==> flow/design.v <==
module sort_top (
  input             clk,
  input      [31:0] a, b, c, d, e, f,
  output reg [31:0] m, n, o, p, q, r
);
  reg  [31:0] a_q, b_q, c_q, d_q, e_q, f_q;
  wire [31:0] m_w, n_w, o_w, p_w, q_w, r_w;
  always @(posedge clk) begin
    a_q <= a; b_q <= b; c_q <= c; d_q <= d; e_q <= e; f_q <= f;
    m <= m_w; n <= n_w; o <= o_w; p <= p_w; q <= q_w; r <= r_w;
  end
  sort u_sort (
    .a(a_q), .b(b_q), .c(c_q), .d(d_q), .e(e_q), .f(f_q),
    .m(m_w), .n(n_w), .o(o_w), .p(p_w), .q(q_w), .r(r_w)
  );
endmodule

module sort(
  input [31:0]a,b,c,d,e,f,
  output reg [31:0]m,n,o,p,q,r);
  reg [31:0]mem[5:0];
  reg [31:0]t;
  always@(*)
    begin
      mem[0]=a;
      mem[1]=b;
      mem[2]=c;
      mem[3]=d;
      mem[4]=e;
      mem[5]=f;
      for(int i=0;i<6;i++)
        begin
          for(int j=0;j<5;j++)
            begin
              if(mem[j]<mem[j+1])
                begin
                  t = mem[j];
                  mem[j]=mem[j+1];
                  mem[j+1]=t;
                end
            end
        end
      m=mem[0];
      n=mem[1];
      o=mem[2];
      p=mem[3];
      q=mem[4];
      r=mem[5];
    end
endmodule
# Reports on sort_top
# Module sort_top before and after one edit of its RTL, step after step.
# Lines under "orig" count in the file above, lines under "edited" in the edited file.
# "diff" is "edited" less "orig", of the values as shown; "change_rel_pct" is that difference over "orig", in percent.
# Library cell names are shortened.
# A cell with - has no value.
# inputs
design,sort_top
clk_port,clk
library,sky130hd
corner,tt_025C_1v80

# Edit of the RTL
# Unified diff, file above to edited file.
# The edit is scripted: it alters the design's behaviour and was not made to optimise anything.
# begin of diff
@@ -7,7 +7,8 @@
   wire [31:0] m_w, n_w, o_w, p_w, q_w, r_w;
   always @(posedge clk) begin
-    a_q <= a; b_q <= b; c_q <= c; d_q <= d; e_q <= e; f_q <= f;
+    a_q <= a; b_q <= b; c_q <= c; d_q <= d; f_q <= f;
     m <= m_w; n <= n_w; o <= o_w; p <= p_w; q <= q_w; r <= r_w;
   end
+  always @(*) e_q = e;
   sort u_sort (
     .a(a_q), .b(b_q), .c(c_q), .d(d_q), .e(e_q), .f(f_q),
@@ -15,5 +16,4 @@
   );
 endmodule
-
 module sort(
   input [31:0]a,b,c,d,e,f,
# end of diff

# Word level
# Yosys after proc, flatten, opt, wreduce and memory -nomap, before mapping. Enables and synchronous resets that opt folds into registers are not counted as muxes. Print and check cells are not counted. Equal cells are merged and count once.
# bits
element,orig,edited,diff,change_rel_pct
ff_bits,384,352,-32,-8.33
inputBits,193,193,0,0.00
wordCells,102,101,-1,-0.98
# classes
element,orig,edited,diff,change_rel_pct
compare,30,30,0,0.00
mux,60,60,0,0.00
# ops
cell,orig,edited,diff,change_rel_pct
2-to-1 mux 32 bit,60,60,0,0.00
< comparator 32 bit,30,30,0,0.00

# Depth
# Depth = most cells in a row (Yosys ltp): at word level without a register or memory, in the mapped netlist without a sequential cell, where the memories' decode and read muxes count.
# depth
element,orig,edited,diff,change_rel_pct
ltp_word,30,30,0,0.00
ABC_AREA,0,0,-,-
ltp_mapped,265,265,0,0.00
depth_no_buf,237,237,0,0.00

# After synthesis
# Source: synth_stat.txt of the flow (Yosys; design flattened, memories mapped). It holds for the ABC_AREA given above (unset counts as 0); a run with the other value may have another netlist.
# mapped
element,orig,edited,diff,change_rel_pct
cell_count,7270,7238,-32,-0.44
synth_area_um2,50878.8,50238.2,-640.6,-1.26
seq_area_um2,7687.4,7046.8,-640.6,-8.33
ffs,384,352,-32,-8.33
buffers,353,353,0,0.00
# by_type
cell_type,orig,edited,diff,change_rel_pct
dfxtp_1,384,352,-32,-8.33
a21oi_1,1004,1004,0,0.00
ha_1,891,891,0,0.00
o21ai_0,863,863,0,0.00
nor2_1,851,851,0,0.00
nand2_1,781,781,0,0.00
inv_1,459,459,0,0.00
mux2i_1,444,444,0,0.00
clkbuf_1,275,275,0,0.00
nand4_1,178,178,0,0.00
a21o_1,166,166,0,0.00
nor2b_1,135,135,0,0.00
nand2b_1,114,114,0,0.00
buf_1,55,55,0,0.00
a211oi_1,51,51,0,0.00
nand3_1,47,47,0,0.00
nor3_1,43,43,0,0.00
a31oi_1,32,32,0,0.00
# Not every row of either side is listed.
# The figures by module come from a second, unflattened synthesis with its own total; it is not the netlist above.
# hier_totals
element,orig,edited,diff,change_rel_pct
cells_unflattened,7521,7489,-32,-0.43
area_unflattened_um2,51969.8,51329.2,-640.6,-1.23
# Each row is one instance without its submodules.
# modules_orig
module,instances,n_cells,mod_area_um2,seq_area_um2
sort,1,7137,44282.5,0.0
sort_top,1,384,7687.4,7687.4
# modules_edited
module,instances,n_cells,mod_area_um2,seq_area_um2
sort,1,7137,44282.5,0.0
sort_top,1,352,7046.8,7046.8

# Worst setup path after synthesis
# Source: OpenSTA report_checks on the synthesized netlist (no wires, ideal clock, input and output delay 20% of the period each), path of least setup slack; recovery checks are left aside. Register names are those of the netlist, which keeps one name where synthesis merged equal registers.
# synth_path
element,orig,edited,diff,change_rel_pct
kind,reg2reg,in2reg,-,-
from,register b_q[30],input e[27],-,-
to,register q[12],register q[12],-,-
tclk_ps,44000,44000,0,0.00
launch_ps,0,8800,8800,-
arrival_ps,43905,44496,591,1.35
path_slack_ps,-34,-625,-591,-
path_delay_ps,44034,35825,-8209,-18.64
driving_pins,251,215,-36,-14.34
path_buffers,31,27,-4,-12.90
period_less_setup_slack_ps,44034,44625,591,1.34
# "path_delay_ps" is the arrival time less input delay plus setup time.
# "driving_pins": output pins that drive a net of the path, with the launching flip-flop's if there is one; two outputs of one cell count as two.
# "period_less_setup_slack_ps" = period - worst setup slack (recovery checks aside). The figure is calculated, with input and output delays left at 20% of the set period.
# Between the ends stands the longest chain of elaborated cells between them, by number of cells; it is not shown to be the way that was timed. Of several equally long chains one is given.
# Each line given opens the expression or statement behind the cell; cells for indexed reads and writes are added by Yosys, which also makes memories of some case tables.
# synth_between_orig
cell_sequence,dfxtp_1 > inv_1 > ha_1 > nand4_1 > or4_1 > or4_1 > o22ai_1 > nor2_1 > clkbuf_1 > clkbuf_1 > nand2_1 > o21ai_0 > ha_1 > nand4_1 > nor4_1 > nand2_1 > nor3_1 > a211oi_1 > [215 not listed] > mux2i_1 > inv_1 > ha_1 > a21oi_1 > nor2b_1 > o21ai_0 > nand2b_1 > a21oi_1 > nor2b_1 > o21ai_0 > nand2b_1 > a21oi_1 > nand2_1 > or4_1 > o41a_1 > buf_4 > buf_6 > mux2i_1
elab_chain_cells,30
cells_between,85
classes_between,compare (30); mux (55)
# synth_rtl_orig
element,line,source
"start, declared",6,"reg  [31:0] a_q, b_q, c_q, d_q, e_q, f_q;"
"start, assigned",9,a_q <= a; b_q <= b; c_q <= c; d_q <= d; e_q <= e; f_q <= f;
< comparator 32 bit,35,if(mem[j]<mem[j+1])
2-to-1 mux 32 bit,35,
< comparator 32 bit,35,
2-to-1 mux 32 bit,35,
< comparator 32 bit,35,
2-to-1 mux 32 bit,35,
< comparator 32 bit,35,
[16 not listed],-,
2-to-1 mux 32 bit,35,
< comparator 32 bit,35,
2-to-1 mux 32 bit,35,
< comparator 32 bit,35,
2-to-1 mux 32 bit,35,
< comparator 32 bit,35,
2-to-1 mux 32 bit,35,
"end, assigned",10,m <= m_w; n <= n_w; o <= o_w; p <= p_w; q <= q_w; r <= r_w;
"end, declared",4,"output reg [31:0] m, n, o, p, q, r"
# synth_between_edited
cell_sequence,inv_1 > ha_1 > a2111oi_0 > o21ai_0 > a221oi_1 > o21a_1 > o21ai_0 > o41a_1 > clkbuf_1 > clkbuf_1 > buf_1 > a21oi_1 > ha_1 > a21o_1 > a21o_1 > a21oi_1 > nor2b_1 > o21ai_0 > [179 not listed] > mux2i_1 > inv_1 > ha_1 > a21oi_1 > nor2b_1 > o21ai_0 > nand2b_1 > a21oi_1 > nor2b_1 > o21ai_0 > nand2b_1 > a21oi_1 > nand2_1 > or4_1 > o41a_1 > buf_4 > buf_6 > mux2i_1
elab_chain_cells,24
cells_between,67
classes_between,compare (24); mux (43)
# synth_rtl_edited
element,line,source
"start, declared",3,"input      [31:0] a, b, c, d, e, f,"
< comparator 32 bit,35,if(mem[j]<mem[j+1])
2-to-1 mux 32 bit,35,
< comparator 32 bit,35,
2-to-1 mux 32 bit,35,
< comparator 32 bit,35,
2-to-1 mux 32 bit,35,
< comparator 32 bit,35,
[10 not listed],-,
2-to-1 mux 32 bit,35,
< comparator 32 bit,35,
2-to-1 mux 32 bit,35,
< comparator 32 bit,35,
2-to-1 mux 32 bit,35,
< comparator 32 bit,35,
2-to-1 mux 32 bit,35,
"end, assigned",10,m <= m_w; n <= n_w; o <= o_w; p <= p_w; q <= q_w; r <= r_w;
"end, declared",4,"output reg [31:0] m, n, o, p, q, r"

# Path in the finished layout
# From the final timing report of each run of pair 1: the path of least setup slack in the routed layout; clock arrival at registers is part of the times.
# The report prints the path's times to 10 ps; the period is as set.
# layout_path
element,orig,edited,diff,change_rel_pct
kind,reg2reg,in2reg,-,-
from,register b_q[30],input e[11],-,-
to,register r[4],register r[22],-,-
tclk_ps,42800,42800,0,0.00
launch_ps,590,8560,7970,1350.85
arrival_ps,41350,42060,710,1.72
path_slack_ps,1910,1280,-630,-
driving_pins,219,167,-52,-23.74
path_buffers,31,27,-4,-12.90
# Between the ends stands the longest chain of elaborated cells between them, by number of cells; it is not shown to be the way that was timed. Of several equally long chains one is given.
# layout_between_orig
cell_sequence,dfxtp_1 > inv_1 > ha_1 > nand4_1 > or4_4 > or4_4 > o22ai_4 > nor2_4 > buf_12 > o21ai_2 > ha_1 > o21a_1 > o2111ai_1 > o2111ai_4 > a211oi_4 > buf_12 > nand2_4 > clkbuf_16 > [183 not listed] > nand2_4 > mux2_2 > inv_1 > ha_1 > a21oi_1 > nor2b_1 > o21ai_0 > nand2b_1 > a21oi_1 > nor2b_1 > o21ai_0 > nand2b_1 > a21oi_2 > nand2_1 > or4_1 > o41a_4 > buf_12 > mux2i_1
elab_chain_cells,30
cells_between,85
classes_between,compare (30); mux (55)
# layout_rtl_orig
element,line,source
"start, declared",6,"reg  [31:0] a_q, b_q, c_q, d_q, e_q, f_q;"
"start, assigned",9,a_q <= a; b_q <= b; c_q <= c; d_q <= d; e_q <= e; f_q <= f;
< comparator 32 bit,35,if(mem[j]<mem[j+1])
2-to-1 mux 32 bit,35,
< comparator 32 bit,35,
2-to-1 mux 32 bit,35,
< comparator 32 bit,35,
2-to-1 mux 32 bit,35,
< comparator 32 bit,35,
[16 not listed],-,
2-to-1 mux 32 bit,35,
< comparator 32 bit,35,
2-to-1 mux 32 bit,35,
< comparator 32 bit,35,
2-to-1 mux 32 bit,35,
< comparator 32 bit,35,
2-to-1 mux 32 bit,35,
"end, assigned",10,m <= m_w; n <= n_w; o <= o_w; p <= p_w; q <= q_w; r <= r_w;
"end, declared",4,"output reg [31:0] m, n, o, p, q, r"
# layout_between_edited
cell_sequence,clkdlybuf4s50_1 > inv_1 > ha_1 > a21oi_2 > o221ai_1 > a221o_1 > a221oi_4 > o21ai_2 > or2_2 > o41a_4 > buf_4 > buf_6 > a21oi_1 > ha_1 > a21o_1 > a21oi_1 > nor2b_1 > o21ai_0 > [131 not listed] > nand2b_1 > a21oi_2 > nand2_1 > or2_2 > o2111ai_4 > nand2_4 > buf_4 > mux2_1 > inv_1 > ha_1 > a21o_1 > a21o_1 > a21oi_1 > o21ai_0 > or4_4 > o41a_4 > buf_16 > mux2i_1
elab_chain_cells,24
cells_between,67
classes_between,compare (24); mux (43)
# layout_rtl_edited
element,line,source
"start, declared",3,"input      [31:0] a, b, c, d, e, f,"
< comparator 32 bit,35,if(mem[j]<mem[j+1])
2-to-1 mux 32 bit,35,
< comparator 32 bit,35,
2-to-1 mux 32 bit,35,
< comparator 32 bit,35,
2-to-1 mux 32 bit,35,
< comparator 32 bit,35,
[10 not listed],-,
2-to-1 mux 32 bit,35,
< comparator 32 bit,35,
2-to-1 mux 32 bit,35,
< comparator 32 bit,35,
2-to-1 mux 32 bit,35,
< comparator 32 bit,35,
2-to-1 mux 32 bit,35,
"end, assigned",10,m <= m_w; n <= n_w; o <= o_w; p <= p_w; q <= q_w; r <= r_w;
"end, declared",4,"output reg [31:0] m, n, o, p, q, r"

# Measured runs
# Runs of the flow (Yosys, OpenROAD) on both versions; the two runs of a pair have the same settings. The constraints put input and output delay at 20% of the set period each and load the outputs with 0.01 pF.
# flow_settings_pair_1
period_ns,42.8
CAP_MARGIN,20
CORE_MARGIN,2
CORE_UTILIZATION,40
SLEW_MARGIN,20
# results_pair_1
element,orig,edited,diff,change_rel_pct
synth_area_um2,50878.8,50238.2,-640.6,-1.26
final_die_area_um2,130065.0,128447.0,-1618.0,-1.24
final_stdcell_area_um2,73686.9,76577.2,2890.3,3.92
post_route_util_pct,58.5,61.2,2.7,-
worst_setup_slack_ps,1913,1284,-629,-
total_negative_slack_ps,0,0,0,-
ws_hold_ps,1967,1753,-214,-
clock_period_reached_ps,40887,41516,629,1.54
# flow_settings_pair_2
ABC_AREA,0
CELL_PAD_IN_SITES_DETAIL_PLACEMENT,0
CORE_ASPECT_RATIO,0.59
CORE_MARGIN,3
CORE_UTILIZATION,31
CTS_CLUSTER_SIZE,46
GPL_ROUTABILITY_DRIVEN,0
GPL_TIMING_DRIVEN,0
MAX_ROUTING_LAYER,met5
PLACE_DENSITY_LB_ADDON,0.24
period_ns,29.1
CAP_MARGIN,20
SLEW_MARGIN,20
# results_pair_2
element,orig,edited,diff,change_rel_pct
synth_area_um2,50878.8,50238.2,-640.6,-1.26
final_die_area_um2,169192.0,167094.0,-2098.0,-1.24
final_stdcell_area_um2,72338.1,71106.9,-1231.2,-1.70
post_route_util_pct,44.6,44.6,0.0,-
worst_setup_slack_ps,-14024,-13952,72,-
total_negative_slack_ps,-1815020,-1805950,9070,-
ws_hold_ps,1839,1856,17,-
clock_period_reached_ps,43124,43052,-72,-0.17
# By "clock_period_reached_ps" is meant the clock period of the run minus its worst setup slack. This is arithmetic on one report: input and output delays are still those of the set period (20% each).
